==> flow/design.v <==
module joinC #(parameter N = 5)(
	input [N - 1 : 0] valid_in,
	output reg  [N - 1 : 0] ready_in,
	output valid_out,
	input ready_out
);
	assign valid_out = &valid_in; 
	reg[N - 1 : 0] singleValid;
	integer i, j;
	always @(*)begin
		for(i = 0; i < N; i = i + 1)begin
			singleValid[i] = 1;
			for(j = 0; j < N; j = j + 1)
				if(i != j)
					singleValid[i] = singleValid[i] & valid_in[j];
		end
		for(i = 0; i < N; i = i + 1)begin
			ready_in[i] = singleValid[i] & ready_out;
		end
	end
endmodule
module OEHB #(parameter INPUTS = 1,
		parameter OUTPUTS = 1,
		parameter DATA_IN_SIZE = 32,
		parameter DATA_OUT_SIZE = 32)
	(
		input clk,
		input rst,
		input [INPUTS * (DATA_IN_SIZE)- 1 : 0]data_in_bus,
		input [INPUTS - 1 : 0]valid_in_bus,
		output [INPUTS - 1 : 0] ready_in_bus,
		output [OUTPUTS * (DATA_OUT_SIZE) - 1 : 0]data_out_bus,
		output reg [OUTPUTS - 1 : 0]valid_out_bus,
		input 	[OUTPUTS - 1 : 0] ready_out_bus
);
	wire reg_en;
	reg [DATA_IN_SIZE - 1 : 0] data_reg;
	always@(posedge clk, posedge rst)
		if(rst)
			valid_out_bus[0] <= 0;
		else
			valid_out_bus[0] <= valid_in_bus[0] | ~ready_in_bus[0];
	always@(posedge clk, posedge rst)
		if(rst)
			data_reg <= 0;
		else if(reg_en)
			data_reg <= data_in_bus[0 * DATA_IN_SIZE +: DATA_IN_SIZE];
	assign data_out_bus[0 * DATA_OUT_SIZE +: DATA_OUT_SIZE] = data_reg;
	assign ready_in_bus[0] = ~valid_out_bus[0] | ready_out_bus[0];
	assign reg_en = ready_in_bus[0] & valid_in_bus[0];
endmodule
module delay_buffer #(parameter SIZE = 32) (
	input clk, rst,
	input valid_in, ready_in,
	output valid_out
);
	reg [SIZE - 1 : 0] shift_reg;
	always @(posedge clk)begin
		if(ready_in | rst)
			shift_reg[0] <= valid_in;
	end
	always @(posedge clk)begin
		if(rst)
			shift_reg[SIZE - 1 : 1] <= 0;
		else if(ready_in)
			shift_reg[SIZE - 1 : 1] <= shift_reg[SIZE - 2 : 0];
	end
	assign valid_out = shift_reg[SIZE - 1];
endmodule
module mul_4_stage (
	input clk, ce,
	input[31 : 0] a,
	input [31 : 0] b,
	output [31 : 0] p
);
	reg [31 : 0] a_reg, b_reg, q0, q1, q2;
	wire [63 : 0] mul_wire;
	assign mul_wire = a_reg * b_reg;
	wire [31 : 0] mul;
	assign mul = mul_wire[31 : 0];
	always @(posedge clk)
		if(ce)begin
			a_reg <= a;
			b_reg <= b;
			q0 <= mul;
			q1 <= q0;
			q2 <= q1;
		end
	assign p = q2;
endmodule
module mul_op #(parameter INPUTS = 2,
		parameter OUTPUTS = 1,
		parameter DATA_IN_SIZE = 32,
		parameter DATA_OUT_SIZE = 32)
		(
		input clk,
		input rst,
		input [INPUTS * (DATA_IN_SIZE)- 1 : 0]data_in_bus,
		input [INPUTS - 1 : 0]valid_in_bus,
		output [INPUTS - 1 : 0] ready_in_bus,
		output [OUTPUTS * (DATA_OUT_SIZE) - 1 : 0]data_out_bus,
		output [OUTPUTS - 1 : 0]valid_out_bus,
		input 	[OUTPUTS - 1 : 0] ready_out_bus
);
	localparam LATENCY = 4;
	wire [2 * DATA_OUT_SIZE - 1 : 0] temp_result;
	wire join_valid;
	wire buff_valid, oehb_valid, oehb_ready;
	wire oehb_dataOut, oehb_datain;
	joinC #(.N(INPUTS)) add_fork(.valid_in(valid_in_bus), .ready_in(ready_in_bus), .valid_out(join_valid), .ready_out(oehb_ready));
	mul_4_stage multiply_unit (.clk(clk), .ce(oehb_ready), .a(data_in_bus[0 * DATA_IN_SIZE +: DATA_IN_SIZE]), .b(data_in_bus[1 * DATA_IN_SIZE +: DATA_IN_SIZE]), .p(data_out_bus[0 * DATA_OUT_SIZE +: DATA_OUT_SIZE]));
	delay_buffer #(.SIZE(LATENCY - 1))delay_buff(.clk(clk), .rst(rst), .valid_in(join_valid), .ready_in(oehb_ready), .valid_out(buff_valid));
	OEHB #(.INPUTS(1), .OUTPUTS(1), .DATA_IN_SIZE(1), .DATA_OUT_SIZE(1)) oehb_buffer (.clk(clk), .rst(rst),
										 .data_in_bus(1'b0), .valid_in_bus(buff_valid), .ready_in_bus(oehb_ready),
										 .data_out_bus(oehb_dataOut), .valid_out_bus(valid_out_bus[0]), .ready_out_bus(ready_out_bus[0]));
endmodule
# Reports on mul_op
# What the tools print for mul_op, step after step.
# Lines are those of the file above, counted from 1.
# A cell with n/a has no value.
dict set report design {
  design {mul_op}
  clock_port {clk}
  library {sky130hd}
  lib_corner {tt_025C_1v80}
}

# After elaboration
# Yosys after proc, flatten, opt, wreduce and memory -nomap, before mapping. Enables and synchronous resets that opt folds into registers are not counted as muxes. Memory bits, and registers merged into a memory's read port (data or address), are not among the register bits. Print and check cells are not counted. Equal cells are merged and count once.
dict set report classes {
  reduce_logical 1
  bitwise 7
  multipliers 1
}
# cell count
set ops {}
lappend ops {{32-bit by 32-bit multiplier with 32-bit output} 1}
lappend ops {{1-bit OR} 3}
lappend ops {{1-bit AND} 2}
lappend ops {{1-bit NOT} 2}
lappend ops {{2-bit AND reduction} 1}
dict set report bits {
  elab_cells 17
  ff_bits 164
  inputBits 69
}

# Logic depth
# Depth = most cells in a row (Yosys ltp): at word level without a register or memory, in the mapped netlist without a sequential cell, where the memories' decode and read muxes count.
dict set report depth {
  word_depth 4
  ABC_AREA 1
  mapped_depth 31
  ltp_nobuf 29
}

# Netlist
# Source: synth_stat.txt of the flow (Yosys; design flattened, memories mapped). It holds for the ABC_AREA given above (unset counts as 0); a run with the other value may have another netlist.
# The area totals of this step are shown rounded.
# type count
set types {}
lappend types {sky130_fd_sc_hd__fa_1 408}
lappend types {sky130_fd_sc_hd__edfxtp_1 161}
lappend types {sky130_fd_sc_hd__inv_1 807}
lappend types {sky130_fd_sc_hd__nand2_1 721}
lappend types {sky130_fd_sc_hd__ha_1 123}
lappend types {sky130_fd_sc_hd__clkbuf_1 72}
lappend types {sky130_fd_sc_hd__nand3_1 43}
lappend types {sky130_fd_sc_hd__xor2_1 21}
lappend types {sky130_fd_sc_hd__a21oi_1 28}
lappend types {sky130_fd_sc_hd__buf_2 22}
lappend types {sky130_fd_sc_hd__nor2_1 28}
lappend types {sky130_fd_sc_hd__xnor2_1 11}
lappend types {sky130_fd_sc_hd__nand3b_1 8}
lappend types {sky130_fd_sc_hd__o21ai_0 12}
lappend types {sky130_fd_sc_hd__nand4_1 8}
lappend types {sky130_fd_sc_hd__buf_4 6}
lappend types {sky130_fd_sc_hd__dfxtp_1 2}
lappend types {sky130_fd_sc_hd__a21o_1 5}
# Not listed: further types 20, cells in them 32.
dict set report mapped {
  buf_cells 106
  stdcells 2518
  flip_flops 164
  synth_area_um2 22000
}

# Worst setup path after synthesis
# Source: OpenSTA report_checks on the synthesized netlist (no wires, ideal clock, input and output delay 20% of the period each), path of least setup slack; recovery checks are left aside. Register names are those of the netlist, which keeps one name where synthesis merged equal registers.
dict set report synth_timing {
  path_kind {register to register}
  startpoint {register multiply_unit.b_reg[2]}
  endpoint {register multiply_unit.q0[31]}
  driving_pins 30
  t_arrival_ps 6292
  t_first_pin_ps 0
  path_delay_ps 6544
  t_required_ps 7748
  slack_ps 1456
  period_ps 8000
  setup_ps 252
  period_less_setup_slack_ps 6544
}
# "path_delay_ps" = arrival - input delay + setup time.
# "driving_pins" counts driving pins, that of a launching flip-flop among them; a cell with two outputs on the path counts twice.
# "period_less_setup_slack_ps" is the clock period less the worst setup slack; recovery checks do not enter. This is arithmetic on one report: input and output delays are still those of the set period (20% each).
# Between the ends stands the longest chain of elaborated cells between them, by number of cells; it is not shown to be the way that was timed. Of several equally long chains one is given.
# A line is the first line of the expression or statement that the cell stems from. Yosys adds cells for indexed reads and writes and turns some case tables into memories.
dict set report synth_via {
  cell_sequence {sky130_fd_sc_hd__edfxtp_1 sky130_fd_sc_hd__clkbuf_1 sky130_fd_sc_hd__buf_1 sky130_fd_sc_hd__nand2_1 sky130_fd_sc_hd__inv_1 sky130_fd_sc_hd__fa_1 sky130_fd_sc_hd__inv_1 sky130_fd_sc_hd__fa_1 sky130_fd_sc_hd__fa_1 sky130_fd_sc_hd__fa_1 sky130_fd_sc_hd__inv_1 sky130_fd_sc_hd__fa_1 sky130_fd_sc_hd__inv_1 sky130_fd_sc_hd__fa_1 sky130_fd_sc_hd__inv_1 sky130_fd_sc_hd__fa_1 sky130_fd_sc_hd__fa_1 sky130_fd_sc_hd__ha_1 sky130_fd_sc_hd__nand2_1 sky130_fd_sc_hd__nor2_1 sky130_fd_sc_hd__and3_1 sky130_fd_sc_hd__nand4_1 sky130_fd_sc_hd__nand3_1 sky130_fd_sc_hd__nand2_1 sky130_fd_sc_hd__nand2_1 sky130_fd_sc_hd__nand3_1 sky130_fd_sc_hd__nand2_1 sky130_fd_sc_hd__inv_1 sky130_fd_sc_hd__nand2_1 sky130_fd_sc_hd__nand2_1}
  elab_chain_cells 1
  cells_between 1
}
# item line_no
set synth_lines {}
lappend synth_lines {{start, declared} 76} ;# reg [31 : 0] a_reg, b_reg, q0, q1, q2;
lappend synth_lines {{start, assigned} 84} ;# b_reg <= b;
lappend synth_lines {{32-bit by 32-bit multiplier with 32-bit output} 78} ;# assign mul_wire = a_reg * b_reg;
lappend synth_lines {{end, assigned} 85} ;# q0 <= mul;
lappend synth_lines {{end, declared} 76}

# Path in the finished layout
# From the final timing report of job 1: the path of least setup slack in the routed layout; clock arrival at registers is part of the times.
# The path's times are printed in steps of 10 ps; the period is the one set.
dict set report layout_timing {
  path_kind {register to register}
  startpoint {register multiply_unit.b_reg[7]}
  endpoint {register multiply_unit.q0[29]}
  driving_pins 25
  setup_ps 250
  t_required_ps 7260
  t_arrival_ps 7060
  slack_ps 200
  t_first_pin_ps 500
  period_ps 7010
}
# Between the ends stands the longest chain of elaborated cells between them, by number of cells; it is not shown to be the way that was timed. Of several equally long chains one is given.
dict set report layout_via {
  cell_sequence {sky130_fd_sc_hd__edfxtp_1 sky130_fd_sc_hd__nand2_1 sky130_fd_sc_hd__inv_1 sky130_fd_sc_hd__fa_1 sky130_fd_sc_hd__fa_1 sky130_fd_sc_hd__fa_1 sky130_fd_sc_hd__inv_2 sky130_fd_sc_hd__fa_1 sky130_fd_sc_hd__inv_1 sky130_fd_sc_hd__fa_1 sky130_fd_sc_hd__inv_2 sky130_fd_sc_hd__fa_1 sky130_fd_sc_hd__inv_1 sky130_fd_sc_hd__fa_1 sky130_fd_sc_hd__fa_1 sky130_fd_sc_hd__ha_4 sky130_fd_sc_hd__buf_6 sky130_fd_sc_hd__a21oi_4 sky130_fd_sc_hd__o21ai_0 sky130_fd_sc_hd__a21oi_1 sky130_fd_sc_hd__nand3_2 sky130_fd_sc_hd__buf_4 sky130_fd_sc_hd__nand3_1 sky130_fd_sc_hd__o2111ai_2 sky130_fd_sc_hd__xor2_1}
  elab_chain_cells 1
  cells_between 1
}
# item line_no
set layout_lines {}
lappend layout_lines {{start, declared} 76} ;# reg [31 : 0] a_reg, b_reg, q0, q1, q2;
lappend layout_lines {{start, assigned} 84} ;# b_reg <= b;
lappend layout_lines {{32-bit by 32-bit multiplier with 32-bit output} 78} ;# assign mul_wire = a_reg * b_reg;
lappend layout_lines {{end, assigned} 85} ;# q0 <= mul;
lappend layout_lines {{end, declared} 76}

# Below are 3 stored runs of the flow (Yosys, OpenROAD; platform sky130hd) on mul_op, each with its settings and what was measured, unordered. Constraints: input delay and output delay 20% of the set period each, output load 0.01 pF.
# Values from the reports are rounded here.
run="job 1" settings ABC_AREA=1 CELL_PAD_IN_SITES_DETAIL_PLACEMENT=1 CORE_ASPECT_RATIO=1.13 CORE_MARGIN=9 GPL_ROUTABILITY_DRIVEN=0 MAX_ROUTING_LAYER="met4" SLEW_MARGIN=30 period_ns=7.01 CAP_MARGIN=20 CORE_UTILIZATION=40
run="job 1" results final_setup_tns_ps=0 final_setup_ws_ps=200 yosys.chip_area_um2=22000 final_stdcell_area_um2=25000 total_die_area_um2=64000 final_util_frac=0.46
run="job 2" settings ABC_AREA=1 CAP_MARGIN=5 CELL_PAD_IN_SITES_GLOBAL_PLACEMENT=1 CORE_ASPECT_RATIO=0.89 CORE_MARGIN=3 CORE_UTILIZATION=60 CTS_CLUSTER_SIZE=46 GPL_ROUTABILITY_DRIVEN=1 GPL_TIMING_DRIVEN=0 HOLD_SLACK_MARGIN=0.07 MAX_ROUTING_LAYER="met4" MIN_ROUTING_LAYER="met1" PLACE_DENSITY_LB_ADDON=0.05 SETUP_SLACK_MARGIN=1.94 TNS_END_PERCENT=95 period_ns=12.9 SLEW_MARGIN=20
run="job 2" results yosys.chip_area_um2=22000 total_die_area_um2=39000 final_setup_ws_ps=5000 final_stdcell_area_um2=24000 final_util_frac=0.68 final_setup_tns_ps=0
run="job 3" settings CORE_MARGIN=7 CORE_UTILIZATION=31 MAX_ROUTING_LAYER="met5" SETUP_SLACK_MARGIN=1.35 SLEW_MARGIN=15 TNS_END_PERCENT=50 period_ns=6.91 CAP_MARGIN=20
run="job 3" results final_setup_ws_ps=36 final_stdcell_area_um2=25000 final_setup_tns_ps=0 final_util_frac=0.38 total_die_area_um2=75000 yosys.chip_area_um2=21000
